==> flow/design.v <==
`timescale 1ns / 1ps
module lms_core #(
    parameter WIDTH = 16,
    parameter FRAC  = 8
)(
    input wire clk,
    input wire rst,
    input wire start,
    input wire signed [WIDTH-1:0] x_in,
    input wire signed [WIDTH-1:0] d_in,
    output reg signed [WIDTH-1:0] y_out,
    output reg signed [WIDTH-1:0] e_out,
    output reg done
);
    localparam signed [WIDTH-1:0] MU_FIXED = 16'd2; 
    reg signed [WIDTH-1:0] w0, w1, w2, w3, w4, w5, w6, w7;
    reg signed [WIDTH-1:0] x0, x1, x2, x3, x4, x5, x6, x7;
    reg [4:0] bit_idx;       
    reg signed [31:0] acc;       
    reg signed [WIDTH-1:0] w_sum;  
    reg signed [WIDTH-1:0] slice_reg; 
    reg signed [31:0] slice_shifted;
    reg signed [WIDTH-1:0] term0, term1, term2, term3, term4, term5, term6, term7;
    reg [2:0] state;
    localparam IDLE = 0, CALC_OFFSET = 1, CALC_SLICE = 2, CALC_ACC = 3, CALC_E = 4, UPDATE_W = 5;
    function signed [WIDTH-1:0] fixed_mul;
        input signed [WIDTH-1:0] a, b;
        reg signed [2*WIDTH-1:0] res;
        begin
            res = a * b;
            fixed_mul = res >>> FRAC;
        end
    endfunction
    always @(posedge clk) begin
        if (rst) begin
            w0<=0; w1<=0; w2<=0; w3<=0; w4<=0; w5<=0; w6<=0; w7<=0;
            x0<=0; x1<=0; x2<=0; x3<=0; x4<=0; x5<=0; x6<=0; x7<=0;
            y_out <= 0; e_out <= 0; done <= 0;
            state <= IDLE;
        end else begin
            case (state)
                IDLE: begin
                    done <= 0;
                    if (start) begin
                        x7<=x6; x6<=x5; x5<=x4; x4<=x3; x3<=x2; x2<=x1; x1<=x0;
                        x0 <= x_in;
                        state <= CALC_OFFSET;
                    end
                end
                CALC_OFFSET: begin
                    w_sum = w0 + w1 + w2 + w3 + w4 + w5 + w6 + w7;
                    acc <= -w_sum; 
                    bit_idx <= 0; 
                    state <= CALC_SLICE;
                end
                CALC_SLICE: begin
                    if (bit_idx == WIDTH-1) begin
                         slice_reg <= (x0[bit_idx] ? -w0 : w0) + 
                                      (x1[bit_idx] ? -w1 : w1) + 
                                      (x2[bit_idx] ? -w2 : w2) + 
                                      (x3[bit_idx] ? -w3 : w3) + 
                                      (x4[bit_idx] ? -w4 : w4) + 
                                      (x5[bit_idx] ? -w5 : w5) + 
                                      (x6[bit_idx] ? -w6 : w6) + 
                                      (x7[bit_idx] ? -w7 : w7);
                    end else begin
                         slice_reg <= (x0[bit_idx] ? w0 : -w0) + 
                                      (x1[bit_idx] ? w1 : -w1) + 
                                      (x2[bit_idx] ? w2 : -w2) + 
                                      (x3[bit_idx] ? w3 : -w3) + 
                                      (x4[bit_idx] ? w4 : -w4) + 
                                      (x5[bit_idx] ? w5 : -w5) + 
                                      (x6[bit_idx] ? w6 : -w6) + 
                                      (x7[bit_idx] ? w7 : -w7);
                    end
                    state <= CALC_ACC;
                end
                CALC_ACC: begin
                    slice_shifted = {{16{slice_reg[15]}}, slice_reg};
                    acc <= acc + (slice_shifted <<< bit_idx);
                    if (bit_idx == WIDTH-1)
                        state <= CALC_E;
                    else begin
                        bit_idx <= bit_idx + 1;
                        state <= CALC_SLICE;
                    end
                end
                CALC_E: begin
                    y_out <= acc >>> 9;
                    e_out <= d_in - (acc >>> 9);
                    state <= UPDATE_W;
                end
                UPDATE_W: begin
                    term0 = fixed_mul(MU_FIXED, x0);
                    term1 = fixed_mul(MU_FIXED, x1);
                    term2 = fixed_mul(MU_FIXED, x2);
                    term3 = fixed_mul(MU_FIXED, x3);
                    term4 = fixed_mul(MU_FIXED, x4);
                    term5 = fixed_mul(MU_FIXED, x5);
                    term6 = fixed_mul(MU_FIXED, x6);
                    term7 = fixed_mul(MU_FIXED, x7);
                    if (e_out > 0) begin
                        w0 <= w0 + term0; w1 <= w1 + term1; w2 <= w2 + term2; w3 <= w3 + term3;
                        w4 <= w4 + term4; w5 <= w5 + term5; w6 <= w6 + term6; w7 <= w7 + term7;
                    end else if (e_out < 0) begin
                        w0 <= w0 - term0; w1 <= w1 - term1; w2 <= w2 - term2; w3 <= w3 - term3;
                        w4 <= w4 - term4; w5 <= w5 - term5; w6 <= w6 - term6; w7 <= w7 - term7;
                    end
                    done <= 1;
                    state <= IDLE;
                end
            endcase
        end
    end
endmodule
* Tool chain data of lms_core
What the tools print for lms_core, step after step.
Lines are those of the file above, counted from 1.
Operators: Yosys type, input widths -> output width; for muxes data width and select width s.
Library cell names are shortened.
The mark - stands for no value.
- Top module :: lms_core
- Clock port :: clk
- Standard-cell library :: sky130hd
- Timing corner :: tt_025C_1v80

* Word-level counts
Counts by Yosys on the flattened word-level netlist (proc, flatten, opt, wreduce; memories kept). Register bits leave out memories and registers merged into their read ports (data or address). Print and check cells are left out. Cells with the same type and inputs are merged into one.
- Bits in registers :: 345
- Bits of input ports :: 35
- Output and inout port bits :: 33
- $add $sub $neg :: 49
- Order comparisons :: 2
- Equal/unequal tests :: 8
- Shifts and indexed selects :: 9
- Mux-type cells :: 40
- Bitwise operators :: 1
- Reduce/logical cells :: 11
** Operator list (number)
- $mux 16 :: 33
- $add 16x16->16 :: 21
- $shiftx 16x5->1 :: 8
- $add 16x9->16 :: 8
- $sub 16x9->16 :: 8
- $neg 16->16 :: 8
- $pmux 32 s2 :: 1
- $sshl 16x5->32 :: 1
- $neg 16->32 :: 1
- $add 32x32->32 :: 1
- $pmux 3 s6 :: 1
- $gt 16x1->1 const B :: 1
- $lt 16x1->1 const B :: 1
- $sub 16x16->16 :: 1
- $reduce_and 2->1 :: 5
- $pmux 5 s2 :: 1
- $reduce_bool 2->1 :: 3
- $eq 3x2->1 const B :: 2
- $eq 3x3->1 const B :: 2
- $reduce_bool 6->1 :: 1
- $mux 3 :: 2
- $add 5x1->5 const B :: 1
- $eq 5x4->1 const B :: 1
- $mux 5 :: 1
- $ne 2x2->1 const B :: 2
- $eq 3x1->1 const B :: 1
- $logic_not 3->1 :: 1
- $reduce_and 3->1 :: 1
Not listed: further kinds 2, cells in them 2.

* Longest topological paths
Depth = most cells in a row (Yosys ltp): at word level without a register or memory, in the mapped netlist without a sequential cell, where the memories' decode and read muxes count.
- Depth after elaboration :: 10
- ABC_AREA :: 1
- Gate-level depth with buffers :: 37
- Depth with buffers taken out :: 33

* Mapped cells and area
Yosys stat after the flow's synthesis: flattened, memories mapped to cells. It holds for the ABC_AREA given above (unset counts as 0); a run with the other value may have another netlist.
The area totals of this step are shown rounded.
** Cells by type (number)
- dfxtp_1 :: 295
- fa_1 :: 267
- nand2_1 :: 959
- o21ai_0 :: 720
- inv_1 :: 801
- ha_1 :: 220
- a21oi_1 :: 442
- xor2_1 :: 218
- edfxtp_1 :: 46
- nor2_1 :: 349
- nand3_1 :: 229
- xnor2_1 :: 70
- clkbuf_1 :: 152
- nor3_1 :: 60
- a21o_1 :: 26
- o21ai_1 :: 29
- a21boi_0 :: 18
- o211ai_1 :: 18
Not listed: further types 37, cells in them 191.
- Cells in the netlist :: 5110
- Mapped area :: 35500 um^2
- Sequential part of the area :: 7290 um^2
- Flip-flops :: 341

* Worst setup path after synthesis
Path of least setup slack by OpenSTA after synthesis, without wires, with an ideal clock, recovery checks aside; 20% of the period is set as input and as output delay. Where synthesis merged equal registers, the netlist keeps one of their names.
- Kind :: register -> register
- Start :: register bit_idx[1]
- End :: register slice_reg[14]
- Period :: 8.0 ns
- Setup time :: 0.258 ns
- Arrival :: 5.665 ns
- Required time :: 7.742 ns
- Setup slack :: 2.077 ns
- Delay of the path :: 5.923 ns
- Stages on the path :: 32
- Path buffers :: 4
- Synthesis period reached :: 5.923 ns
"delay of the path" is the arrival time less input delay plus setup time.
"stages on the path": output pins that drive a net of the path, with the launching flip-flop's if there is one; two outputs of one cell count as two.
"synthesis period reached" = period - worst setup slack (recovery checks aside). The figure is calculated, with input and output delays left at 20% of the set period.
Between the ends stands the longest chain of elaborated cells between them, by number of cells; it is not shown to be the way that was timed. Of several equally long chains one is given.
A line is the first line of the expression or statement that the cell stems from. Yosys adds cells for indexed reads and writes and turns some case tables into memories.
- Path through :: edfxtp_1 > buf_4 > buf_4 > nor2_1 > nand2_1 > nand3_1 > nand3_2 > nand2_2 > clkbuf_1 > clkbuf_1 > o21ai_0 > fa_1 > inv_1 > fa_1 > fa_1 > inv_1 > fa_1 > inv_1 > ha_1 > inv_1 > fa_1 > nor2_1 > o21ai_0 > and2_1 > inv_1 > a21oi_1 > o21ai_0 > a21oi_1 > o21bai_1 > a21oi_1 > o21ai_0 > nand2_1
- Length of the longest elaborated chain :: 10
** Ends and longest elaborated chain, post-synthesis
- from (decl) :: line 18 : reg [4:0] bit_idx;
- from (assign) :: line 53 : bit_idx <= 0;
- from (assign) :: line 84 : bit_idx <= bit_idx + 1;
- $shiftx 16x5->1 :: line 67 : slice_reg <= (x0[bit_idx] ? w0 : -w0) +
- $mux 16 :: line 67
- $add 16x16->16 (7 in a row) :: line 67
- $mux 16 :: line 57 : if (bit_idx == WIDTH-1) begin
- to (assign) :: line 58 : slice_reg <= (x0[bit_idx] ? -w0 : w0) +
- to (assign) :: line 67
- to (decl) :: line 21 : reg signed [WIDTH-1:0] slice_reg;

* Worst path after layout
From the final timing report of run A: the path of least setup slack in the routed layout; clock arrival at registers is part of the times.
- Kind :: register -> register
- Start :: register bit_idx[3]
- End :: register slice_reg[14]
- Period :: 8.9 ns
- Setup time :: 0.25 ns
- Arrival :: 7.74 ns
- Required time :: 9.29 ns
- Setup slack :: 1.55 ns
- Stages on the path :: 33
- Path buffers :: 2
Between the ends stands the longest chain of elaborated cells between them, by number of cells; it is not shown to be the way that was timed. Of several equally long chains one is given.
- Path through :: edfxtp_1 > inv_2 > nor2_2 > nand2_1 > nand2_1 > inv_1 > nand2_1 > buf_4 > clkinv_1 > buf_4 > nand2_1 > o21ai_0 > fa_1 > inv_1 > fa_1 > fa_1 > inv_1 > fa_1 > inv_1 > ha_1 > inv_1 > fa_1 > nor2_1 > o21ai_0 > and2_1 > inv_1 > a21oi_1 > o21ai_0 > a21oi_1 > o21bai_1 > a21oi_1 > o21ai_0 > nand2_1
- Length of the longest elaborated chain :: 10
** Ends and longest elaborated chain, after layout
- from (decl) :: line 18 : reg [4:0] bit_idx;
- from (assign) :: line 53 : bit_idx <= 0;
- from (assign) :: line 84 : bit_idx <= bit_idx + 1;
- $shiftx 16x5->1 :: line 67 : slice_reg <= (x0[bit_idx] ? w0 : -w0) +
- $mux 16 :: line 67
- $add 16x16->16 (7 in a row) :: line 67
- $mux 16 :: line 57 : if (bit_idx == WIDTH-1) begin
- to (assign) :: line 58 : slice_reg <= (x0[bit_idx] ? -w0 : w0) +
- to (assign) :: line 67
- to (decl) :: line 21 : reg signed [WIDTH-1:0] slice_reg;

Add stored flow runs of lms_core

Stored flow runs of lms_core (3 of them; Yosys, OpenROAD, sky130hd). They differ in their settings and are not a sequence. Constraints: input delay and output delay 20% of the set period each, output load 0.01 pF.
"time used up by the worst setup path" is the time allowed to the run's worst setup path (the clock period less input and output delay, where it has them) less its slack. Clock arrival times count: a late capture clock shortens it, a late launch clock lengthens it.
"total power after layout" rests on the timing tool's default activity at the inputs, not on a simulated workload.
Results are given in rounded form.

* Run A
** Files
==> flow/run.sh <==
#!/bin/bash
# the make line also repeats the synthesis and layout settings of config.mk as NAME=value (left out here)
make -C /OpenROAD-flow-scripts/flow DESIGN_CONFIG=/design/flow/config.mk WORK_HOME=/design/flow/orfs CLKGATE_MAP_FILE= finish
==> flow/config.mk <==
export PLATFORM = sky130hd
export DESIGN_NAME = lms_core
export DESIGN_NICKNAME = lms_core
export VERILOG_FILES = /design/flow/design.v
export SDC_FILE = /design/flow/constraint.sdc
export NUM_CORES = 4
export LEC_CHECK = 0
export ABC_AREA = 1
export CAP_MARGIN = 20
export CELL_PAD_IN_SITES_GLOBAL_PLACEMENT = 0
export CORE_ASPECT_RATIO = 1.17
export CORE_MARGIN = 6
export CORE_UTILIZATION = 52
export CTS_CLUSTER_DIAMETER = 24
export CTS_CLUSTER_SIZE = 60
export GPL_ROUTABILITY_DRIVEN = 1
export GPL_TIMING_DRIVEN = 1
export HOLD_SLACK_MARGIN = -0.09
export MAX_ROUTING_LAYER = met5
export PLACE_DENSITY = 0.9
export SETUP_SLACK_MARGIN = 0.09
export SLEW_MARGIN = 0
==> flow/constraint.sdc <==
create_clock -name core_clock -period 8.9 [get_ports {clk}]
set_input_delay 1.7800 -clock core_clock [delete_from_list [all_inputs] [get_ports {clk}]]
set_output_delay 1.7800 -clock core_clock [all_outputs]
set_load 0.01 [all_outputs]
** Results
- Synthesized cell area :: 35500 um^2
- Full die area :: 74800 um^2
- Utilization of the finished layout :: 59.4%
- Smallest setup slack :: 1.55 ns
- Smallest hold slack :: 0.464 ns
- Total power after layout :: 6880 µW
- Time used up by the worst setup path :: 7.35 ns
- Class of the worst setup path :: register -> register

* Run B
** Files
==> flow/run.sh <==
#!/bin/bash
# the make line also repeats the synthesis and layout settings of config.mk as NAME=value (left out here)
make -C /OpenROAD-flow-scripts/flow DESIGN_CONFIG=/design/flow/config.mk WORK_HOME=/design/flow/orfs CLKGATE_MAP_FILE= finish
==> flow/config.mk <==
export PLATFORM = sky130hd
export DESIGN_NAME = lms_core
export DESIGN_NICKNAME = lms_core
export VERILOG_FILES = /design/flow/design.v
export SDC_FILE = /design/flow/constraint.sdc
export NUM_CORES = 4
export LEC_CHECK = 0
export ABC_AREA = 1
export CAP_MARGIN = 20
export CORE_ASPECT_RATIO = 0.82
export CORE_MARGIN = 4
export CORE_UTILIZATION = 40
export CTS_CLUSTER_DIAMETER = 54
export GPL_ROUTABILITY_DRIVEN = 0
export GPL_TIMING_DRIVEN = 0
export HOLD_SLACK_MARGIN = 0.04
export MAX_ROUTING_LAYER = met4
export MIN_ROUTING_LAYER = met2
export PLACE_DENSITY_LB_ADDON = 0.03
export SETUP_SLACK_MARGIN = 0.98
export SLEW_MARGIN = 20
==> flow/constraint.sdc <==
create_clock -name core_clock -period 5.26 [get_ports {clk}]
set_input_delay 1.0520 -clock core_clock [delete_from_list [all_inputs] [get_ports {clk}]]
set_output_delay 1.0520 -clock core_clock [all_outputs]
set_load 0.01 [all_outputs]
** Results
No final report: routing broke off with GRT-0116.

* Run C
** Files
==> flow/run.sh <==
#!/bin/bash
# the make line also repeats the synthesis and layout settings of config.mk as NAME=value (left out here)
make -C /OpenROAD-flow-scripts/flow DESIGN_CONFIG=/design/flow/config.mk WORK_HOME=/design/flow/orfs CLKGATE_MAP_FILE= finish
==> flow/config.mk <==
export PLATFORM = sky130hd
export DESIGN_NAME = lms_core
export DESIGN_NICKNAME = lms_core
export VERILOG_FILES = /design/flow/design.v
export SDC_FILE = /design/flow/constraint.sdc
export NUM_CORES = 4
export LEC_CHECK = 0
export CAP_MARGIN = 20
export CELL_PAD_IN_SITES_DETAIL_PLACEMENT = 1
export CELL_PAD_IN_SITES_GLOBAL_PLACEMENT = 3
export CORE_ASPECT_RATIO = 0.8
export CORE_MARGIN = 2
export CORE_UTILIZATION = 40
export CTS_CLUSTER_DIAMETER = 125
export GPL_TIMING_DRIVEN = 0
export HOLD_SLACK_MARGIN = 0.05
export MIN_ROUTING_LAYER = met2
export SETUP_SLACK_MARGIN = 1.16
export SLEW_MARGIN = 25
==> flow/constraint.sdc <==
create_clock -name core_clock -period 7.55 [get_ports {clk}]
set_input_delay 1.5100 -clock core_clock [delete_from_list [all_inputs] [get_ports {clk}]]
set_output_delay 1.5100 -clock core_clock [all_outputs]
set_load 0.01 [all_outputs]
** Results
- Synthesized cell area :: 35400 um^2
- Full die area :: 90900 um^2
- Utilization of the finished layout :: 47.2%
- Smallest setup slack :: 0.144 ns
- Smallest hold slack :: 0.451 ns
- Total power after layout :: 4790 µW
- Time used up by the worst setup path :: 7.41 ns
- Class of the worst setup path :: register -> register
